==> flow/design.v <==
`timescale 1ns / 1ps
module multiplier(    Rs, Rm, result  );
parameter N = 32; 
output wire[N-1:0] result;
input wire[N-1:0] Rs;
input wire[N-1:0] Rm;
assign result = Rm*Rs;
endmodule
`timescale 1ns / 1ps
module reg_sync(in_address_1,in_address_2,in_address_3,
						out_data_1,out_data_2,out_data_3,
						write_address_1, write_address_2,
						write_data_1, write_data_2,
						write_enable_1, write_enable_2,
						read_enable_1, read_enable_2, read_enable_3,
						rst, clk );
parameter N = 32;			  
reg [N-1:0] R [15:0];	 
input [3:0]in_address_1;
input [3:0]in_address_2;
input [3:0]in_address_3;
output reg [N-1:0]out_data_1;
output reg [N-1:0]out_data_2;
output reg [N-1:0]out_data_3;
input [3:0] write_address_1;
input[N-1:0] write_data_1;
input [3:0] write_address_2;
input[N-1:0] write_data_2;
input clk;
input rst;
input write_enable_1;
input write_enable_2;
input read_enable_1;
input read_enable_2;
input read_enable_3;
integer i;
always@(posedge clk) begin
	if (rst) begin
		for (i = 0; i < 16; i = i + 1)
			R[i] <= 0;
		out_data_1 <= 0;
		out_data_2 <= 0;
		out_data_3 <= 0;
	end else begin
		if (read_enable_1 == 1)
		out_data_1 <= R[in_address_1];
		if (read_enable_2 == 1)
		out_data_2 <= R[in_address_2];
		if (read_enable_3 == 1)
		out_data_3 <= R[in_address_3];
		if (write_enable_1 == 1) R[write_address_1] <= write_data_1;
		if (write_enable_2 == 1) R[write_address_2] <= write_data_2;
	end
end
endmodule 
`timescale 1ns / 1ps
module main_sync(clk, rst, ld_we, ld_addr, ld_data, start, a_addr, b_addr, c_addr,
		count, ready, done, result, rd_addr, rd_data);
parameter N = 32;
input clk;
input rst;
input ld_we;
input [3:0] ld_addr;
input [N-1:0] ld_data;
input start;
input [3:0] a_addr;
input [3:0] b_addr;
input [3:0] c_addr;
input [3:0] count;
output ready;
output reg done;
output [N-1:0] result;
input [3:0] rd_addr;
output [N-1:0] rd_data;
localparam IDLE = 2'd0, FIRST = 2'd1, MUL = 2'd2, WB = 2'd3;
reg [1:0] state;
reg [3:0] cnt;
reg [3:0] dst;
reg [N-1:0] reg_C;
wire [N-1:0] reg_A;
wire [N-1:0] reg_B;
wire [N-1:0] product;
wire go = (state == IDLE) && start;
reg_sync register(.in_address_1(a_addr), .in_address_2(b_addr), .in_address_3(rd_addr),
		.out_data_1(reg_A), .out_data_2(reg_B), .out_data_3(rd_data),
		.write_address_1(ld_addr), .write_address_2(dst),
		.write_data_1(ld_data), .write_data_2(reg_C),
		.write_enable_1(ld_we && (state == IDLE) && !start), .write_enable_2(state == WB),
		.read_enable_1(go), .read_enable_2(go), .read_enable_3(1'b1),
		.rst(rst), .clk(clk));
multiplier mult(.Rm(reg_A), .Rs((state == FIRST) ? reg_B : reg_C), .result(product));
assign ready = (state == IDLE);
assign result = reg_C;
always @(posedge clk) begin
	if (rst) begin
		state <= IDLE;
		cnt <= 0;
		dst <= 0;
		reg_C <= 0;
		done <= 0;
	end else begin
		done <= 0;
		case (state)
		IDLE: if (start) begin
			cnt <= count;
			dst <= c_addr;
			state <= FIRST;
		end
		FIRST: begin
			if (cnt == 0) begin
				reg_C <= reg_B;
				state <= WB;
			end else begin
				reg_C <= product;
				cnt <= cnt - 1;
				state <= (cnt == 1) ? WB : MUL;
			end
		end
		MUL: begin
			reg_C <= product;
			cnt <= cnt - 1;
			if (cnt == 1) state <= WB;
		end
		WB: begin
			state <= IDLE;
			done <= 1;
		end
		endcase
	end
end
endmodule
From RTL to reports: main_sync
The steps from the RTL of main_sync to its reports follow in flow order. Line numbers count from 1 in the design file above. Operators: Yosys type, input widths -> output width; for muxes data width and select width s. Cell names lack the library's common part. The mark -- stands for no value.

Design top: main_sync. Clock: clk. Cell library: sky130hd. Timing corner: tt_025C_1v80.

Elaborated design
Counts by Yosys on the flattened word-level netlist (proc, flatten, opt, wreduce; memories kept). Register bits leave out memories and registers merged into their read ports (data or address). Print and check cells are left out. Cells with the same type and inputs are merged into one. Yosys's memory passes give these memory sizes; they may raise the number of words (mostly to a power of two), join words into wider ones and drop unused or constant bits.

For register bits the number is 43. The figure for input port bits is 60. For cells after elaboration the number is 55. For bits in writable memories the number is 512. The figure for memories is 1. The figure for output and inout bits is 66.

Memory list: register.R (depth 16, width 32, RTL line 18) `reg [N-1:0] R [15:0];`.

For $add $sub $neg the number is 1. The entry for reduce/logical cells reads 13. For multipliers the number is 1. Equal/unequal tests: 7. The figure for mux-type cells is 27.

Operator list (number): $mul 32x32->32 (1); $mux 32 (7); $pmux 32 s2 (1); $reduce_or 32->1 (1); $mux 4 (7); $pmux 4 s3 (1); $pmux 2 s4 (1); $mux 1 (8); $ne 2x2->1 const B (3); $reduce_and 3->1 (2); $eq 2x2->1 const B (2); $sub 4x1->4 const B (1); $eq 4x1->1 const B (1); $logic_not 4->1 (1); $reduce_bool 4->1 (1); $mux 2 (2); $logic_and 1x1->1 (3); $reduce_bool 3->1 (1); $eq 2x1->1 const B (1); $logic_not 2->1 (1); $reduce_and 2->1 (1); $reduce_bool 2->1 (1); $logic_not 1->1 (1).

Longest topological paths
Depth = most cells in a row (Yosys ltp): at word level without a register or memory, in the mapped netlist without a sequential cell, where the memories' decode and read muxes count.

The figure for depth after elaboration is 6. The entry for ABC_AREA reads 0. Under mapped depth stands 31. Gate-level depth less buffers: 27.

Netlist
The flow's flattened synthesis, as Yosys stat reports it; memories are mapped. The netlist is that of the ABC_AREA named above (0 if unset); the other value can give another one.

Cells by type: edfxtp_1 (number 512, total area 1.54E+04 um^2); mux4_2 (number 480, total area 1.08E+04 um^2); fa_1 (number 408, total area 8.17E+03 um^2); dfxtp_1 (number 141, total area 2.82E+03 um^2); nor2_1 (number 564, total area 2117.03 um^2); and2_1 (number 305, total area 1908.08 um^2); nand2_1 (number 420, total area 1.58E+03 um^2); ha_1 (number 125, total area 1564 um^2); inv_1 (number 384, total area 1.44E+03 um^2); clkbuf_1 (number 274, total area 1.03E+03 um^2); xnor2_1 (number 64, total area 560.538 um^2); a21oi_1 (number 101, total area 505.485 um^2); mux2i_1 (number 38, total area 380.365 um^2); nor2b_1 (number 43, total area 269.008 um^2); mux2_2 (number 19, total area 213.955 um^2); buf_1 (number 47, total area 176.419 um^2); a311oi_1 (number 20, total area 175.168 um^2); nand2b_1 (number 28, total area 175.168 um^2).

Not listed: further types 46, cells in them 166.

Mapped area: 50553.5 um^2. Cells in the netlist: 4139. Flip-flops: 653. Buffers: 330.

By module: a second synthesis without flattening, with its own total; a netlist apart from the flattened one above.

Under cell total of the unflattened synthesis stands 5366. The entry for area (unflattened synthesis) reads 55046.5 um^2.

Rows give one instance, submodules left out.

By module: reg_sync (instances 1, cells 3373, area 36819.1 um^2); multiplier (instances 1, cells 1742, area 15813.9 um^2); main_sync (instances 1, cells 251, area 2413.6 um^2).

Worst setup path after synthesis
OpenSTA on the mapped netlist: ideal clock, no wires. The path of least setup slack (recovery checks aside). Input and output delay are each 20% of the period. Register names are those of the netlist, which keeps one name where synthesis merged equal registers.

Path kind: flip-flop to flip-flop. Start point: register state. End point: register reg_C[29]. Under time at the first pin stands 0 ps. For setup slack the number is 2283 ps. The figure for setup time is 86 ps. For required time the number is 9914 ps. The figure for data arrival time is 7631 ps. Under driving pins on the path stands 30. The figure for path delay is 7717 ps. The figure for period is 10000 ps. The entry for synthesis period reached reads 7717 ps.

"path delay" is the arrival time less input delay plus setup time. "driving pins on the path": output pins that drive a net of the path, with the launching flip-flop's if there is one; two outputs of one cell count as two. "synthesis period reached" = period - worst setup slack (recovery checks aside). The figure is calculated, with input and output delays left at 20% of the set period. An end named without its bit number is one bit of that signal or, where synthesis recoded a state register, one of its new flip-flops. Between the ends stands the longest chain of elaborated cells between them, by number of cells; it is not shown to be the way that was timed. Of several equally long chains one is given. A line is the first line of the expression or statement that the cell stems from. Yosys adds cells for indexed reads and writes and turns some case tables into memories. A register here has more assigning lines than the two given.

Cells stage by stage: dfxtp_1 > buf_6 > buf_12 > mux2_2 > clkbuf_1 > clkbuf_1 > and2_1 > fa_1 > inv_1 > fa_1 > fa_1 > fa_1 > inv_1 > fa_1 > inv_1 > fa_1 > inv_1 > fa_1 > fa_1 > ha_1 > a21o_1 > a21o_1 > a221oi_1 > o21ai_1 > a311o_1 > a2111oi_0 > a21oi_1 > xor2_1 > nand2_1 > a211oi_1. The figure for length of the longest elaborated chain is 5. For elaborated cells between the ends (all ways) the number is 7. Classes of those cells: mul: 1; eq/ne: 2; mux: 3; reduce/logical: 1.

RTL lines, path post-synthesis: start: declaration (RTL line 76) `reg [1:0] state;`; start: assignment (RTL line 96) `state <= IDLE;`; start: assignment (RTL line 116) `state <= (cnt == 1) ? WB : MUL;`; $eq 2x1->1 (RTL line 91); $mux 32 (RTL line 91); $mul 32x32->32 (RTL line 7) `assign result = Rm*Rs;`; $mux 32 (RTL line 110) `if (cnt == 0) begin`; $pmux 32 s2 (RTL line 103) `case (state)`; end: assignment (RTL line 111) `reg_C <= reg_B;`; end: assignment (RTL line 114); end: declaration (RTL line 79) `reg [N-1:0] reg_C;`.

Worst path after layout
From the final timing report of run 1: the path of least setup slack in the routed layout; clock arrival at registers is part of the times. The report prints the path's times to 10 ps; the period is as set.

Path kind: flip-flop to flip-flop. Start point: register state. End point: register reg_C[29]. For setup slack the number is 400 ps. The figure for data arrival time is 8680 ps. For required time the number is 9080 ps. Under time at the first pin stands 630 ps. Under driving pins on the path stands 24. The figure for setup time is 90 ps. The figure for period is 8560 ps.

An end named without its bit number is one bit of that signal or, where synthesis recoded a state register, one of its new flip-flops. Between the ends stands the longest chain of elaborated cells between them, by number of cells; it is not shown to be the way that was timed. Of several equally long chains one is given. A register here has more assigning lines than the two given.

Cells stage by stage: dfxtp_4 > mux2_2 > and2_1 > fa_1 > fa_1 > fa_1 > inv_1 > fa_1 > inv_1 > fa_1 > fa_1 > fa_1 > fa_1 > ha_1 > a21o_1 > a21o_1 > a221oi_1 > o21ai_1 > a311o_1 > a2111oi_0 > a21oi_1 > xor2_1 > nand2_1 > a211oi_1. The figure for length of the longest elaborated chain is 5. For elaborated cells between the ends (all ways) the number is 7. Classes of those cells: mul: 1; eq/ne: 2; mux: 3; reduce/logical: 1.

RTL lines, path post-layout: start: declaration (RTL line 76) `reg [1:0] state;`; start: assignment (RTL line 96) `state <= IDLE;`; start: assignment (RTL line 116) `state <= (cnt == 1) ? WB : MUL;`; $eq 2x1->1 (RTL line 91); $mux 32 (RTL line 91); $mul 32x32->32 (RTL line 7) `assign result = Rm*Rs;`; $mux 32 (RTL line 110) `if (cnt == 0) begin`; $pmux 32 s2 (RTL line 103) `case (state)`; end: assignment (RTL line 111) `reg_C <= reg_B;`; end: assignment (RTL line 114); end: declaration (RTL line 79) `reg [N-1:0] reg_C;`.

Record of 5 stored runs of the RTL-to-layout flow on main_sync, platform sky130hd. The runs are unordered. Constraints: input delay and output delay 20% of the set period each, output load 0.01 pF. "clock period achieved": clock period set for the run, less the worst setup slack. It is reckoned from that one timing run; input and output delays stay at 20% of the period that was set. "critical setup path time" is the time allowed to the run's worst setup path (the clock period less input and output delay, where it has them) less its slack. Clock arrival times count: a late capture clock shortens it, a late launch clock lengthens it. "critical setup path time" is given in steps of 10 ps.

Run 1 has these settings: CORE_UTILIZATION 40; period_ns 8.56; CAP_MARGIN 20; CORE_MARGIN 2; SLEW_MARGIN 20. The standard-cell area of the final layout reads 56018.7 um^2. For the area inside the die boundary the run shows 129244.0 um^2. The critical setup path time is 8160 ps. Kind of the worst setup path: flip-flop to flip-flop. For the setup slack of the worst path the run shows 396 ps. The clock period achieved comes to 8164 ps. The measured mapped cell area after synthesis is 50553.5 um^2. The sum of negative setup slack stands at 0 ps. For the post-route worst hold slack the run shows 462 ps.

Run 2 has these settings: CORE_UTILIZATION 40; period_ns 5.98; CAP_MARGIN 20; CORE_MARGIN 2; SLEW_MARGIN 20. The standard-cell area of the final layout reads 59385.7 um^2. For the area inside the die boundary the run shows 129244.0 um^2. The critical setup path time is 7430 ps. Kind of the worst setup path: flip-flop to flip-flop. For the setup slack of the worst path the run shows -1449 ps. The clock period achieved comes to 7429 ps. The measured mapped cell area after synthesis is 50553.5 um^2. The sum of negative setup slack stands at -22090 ps. For the post-route worst hold slack the run shows 467 ps.

Run 3 has these settings: CAP_MARGIN 20; CORE_MARGIN 8; CORE_UTILIZATION 29; CTS_CLUSTER_DIAMETER 37; CTS_CLUSTER_SIZE 44; GPL_TIMING_DRIVEN 0; HOLD_SLACK_MARGIN 0.1; MAX_ROUTING_LAYER met5; MIN_ROUTING_LAYER met1; SETUP_SLACK_MARGIN 2.79; SLEW_MARGIN 0; period_ns 10.8. The standard-cell area of the final layout reads 60065.1 um^2. For the area inside the die boundary the run shows 187940.0 um^2. The critical setup path time is 8080 ps. Kind of the worst setup path: flip-flop to flip-flop. For the setup slack of the worst path the run shows 2720 ps. The clock period achieved comes to 8080 ps. The measured mapped cell area after synthesis is 50553.5 um^2. The sum of negative setup slack stands at 0 ps. For the post-route worst hold slack the run shows 464 ps.

Run 4 has these settings: ABC_AREA 0; CELL_PAD_IN_SITES_GLOBAL_PLACEMENT 3; CORE_ASPECT_RATIO 1.32; CORE_MARGIN 3; CORE_UTILIZATION 61; CTS_CLUSTER_DIAMETER 396; CTS_CLUSTER_SIZE 38; PLACE_DENSITY 0.85; SETUP_SLACK_MARGIN 0.4; period_ns 7.79; CAP_MARGIN 20; SLEW_MARGIN 20. Outcome: not finished: placement ended with error GPL-0301.

Run 5 has these settings: CORE_UTILIZATION 52; period_ns 8.56; CAP_MARGIN 20; CORE_MARGIN 2; SLEW_MARGIN 20. The standard-cell area of the final layout reads 55385.6 um^2. For the area inside the die boundary the run shows 99729.6 um^2. The critical setup path time is 8160 ps. Kind of the worst setup path: flip-flop to flip-flop. For the setup slack of the worst path the run shows 404 ps. The clock period achieved comes to 8156 ps. The measured mapped cell area after synthesis is 50553.5 um^2. The sum of negative setup slack stands at 0 ps. For the post-route worst hold slack the run shows 456 ps.
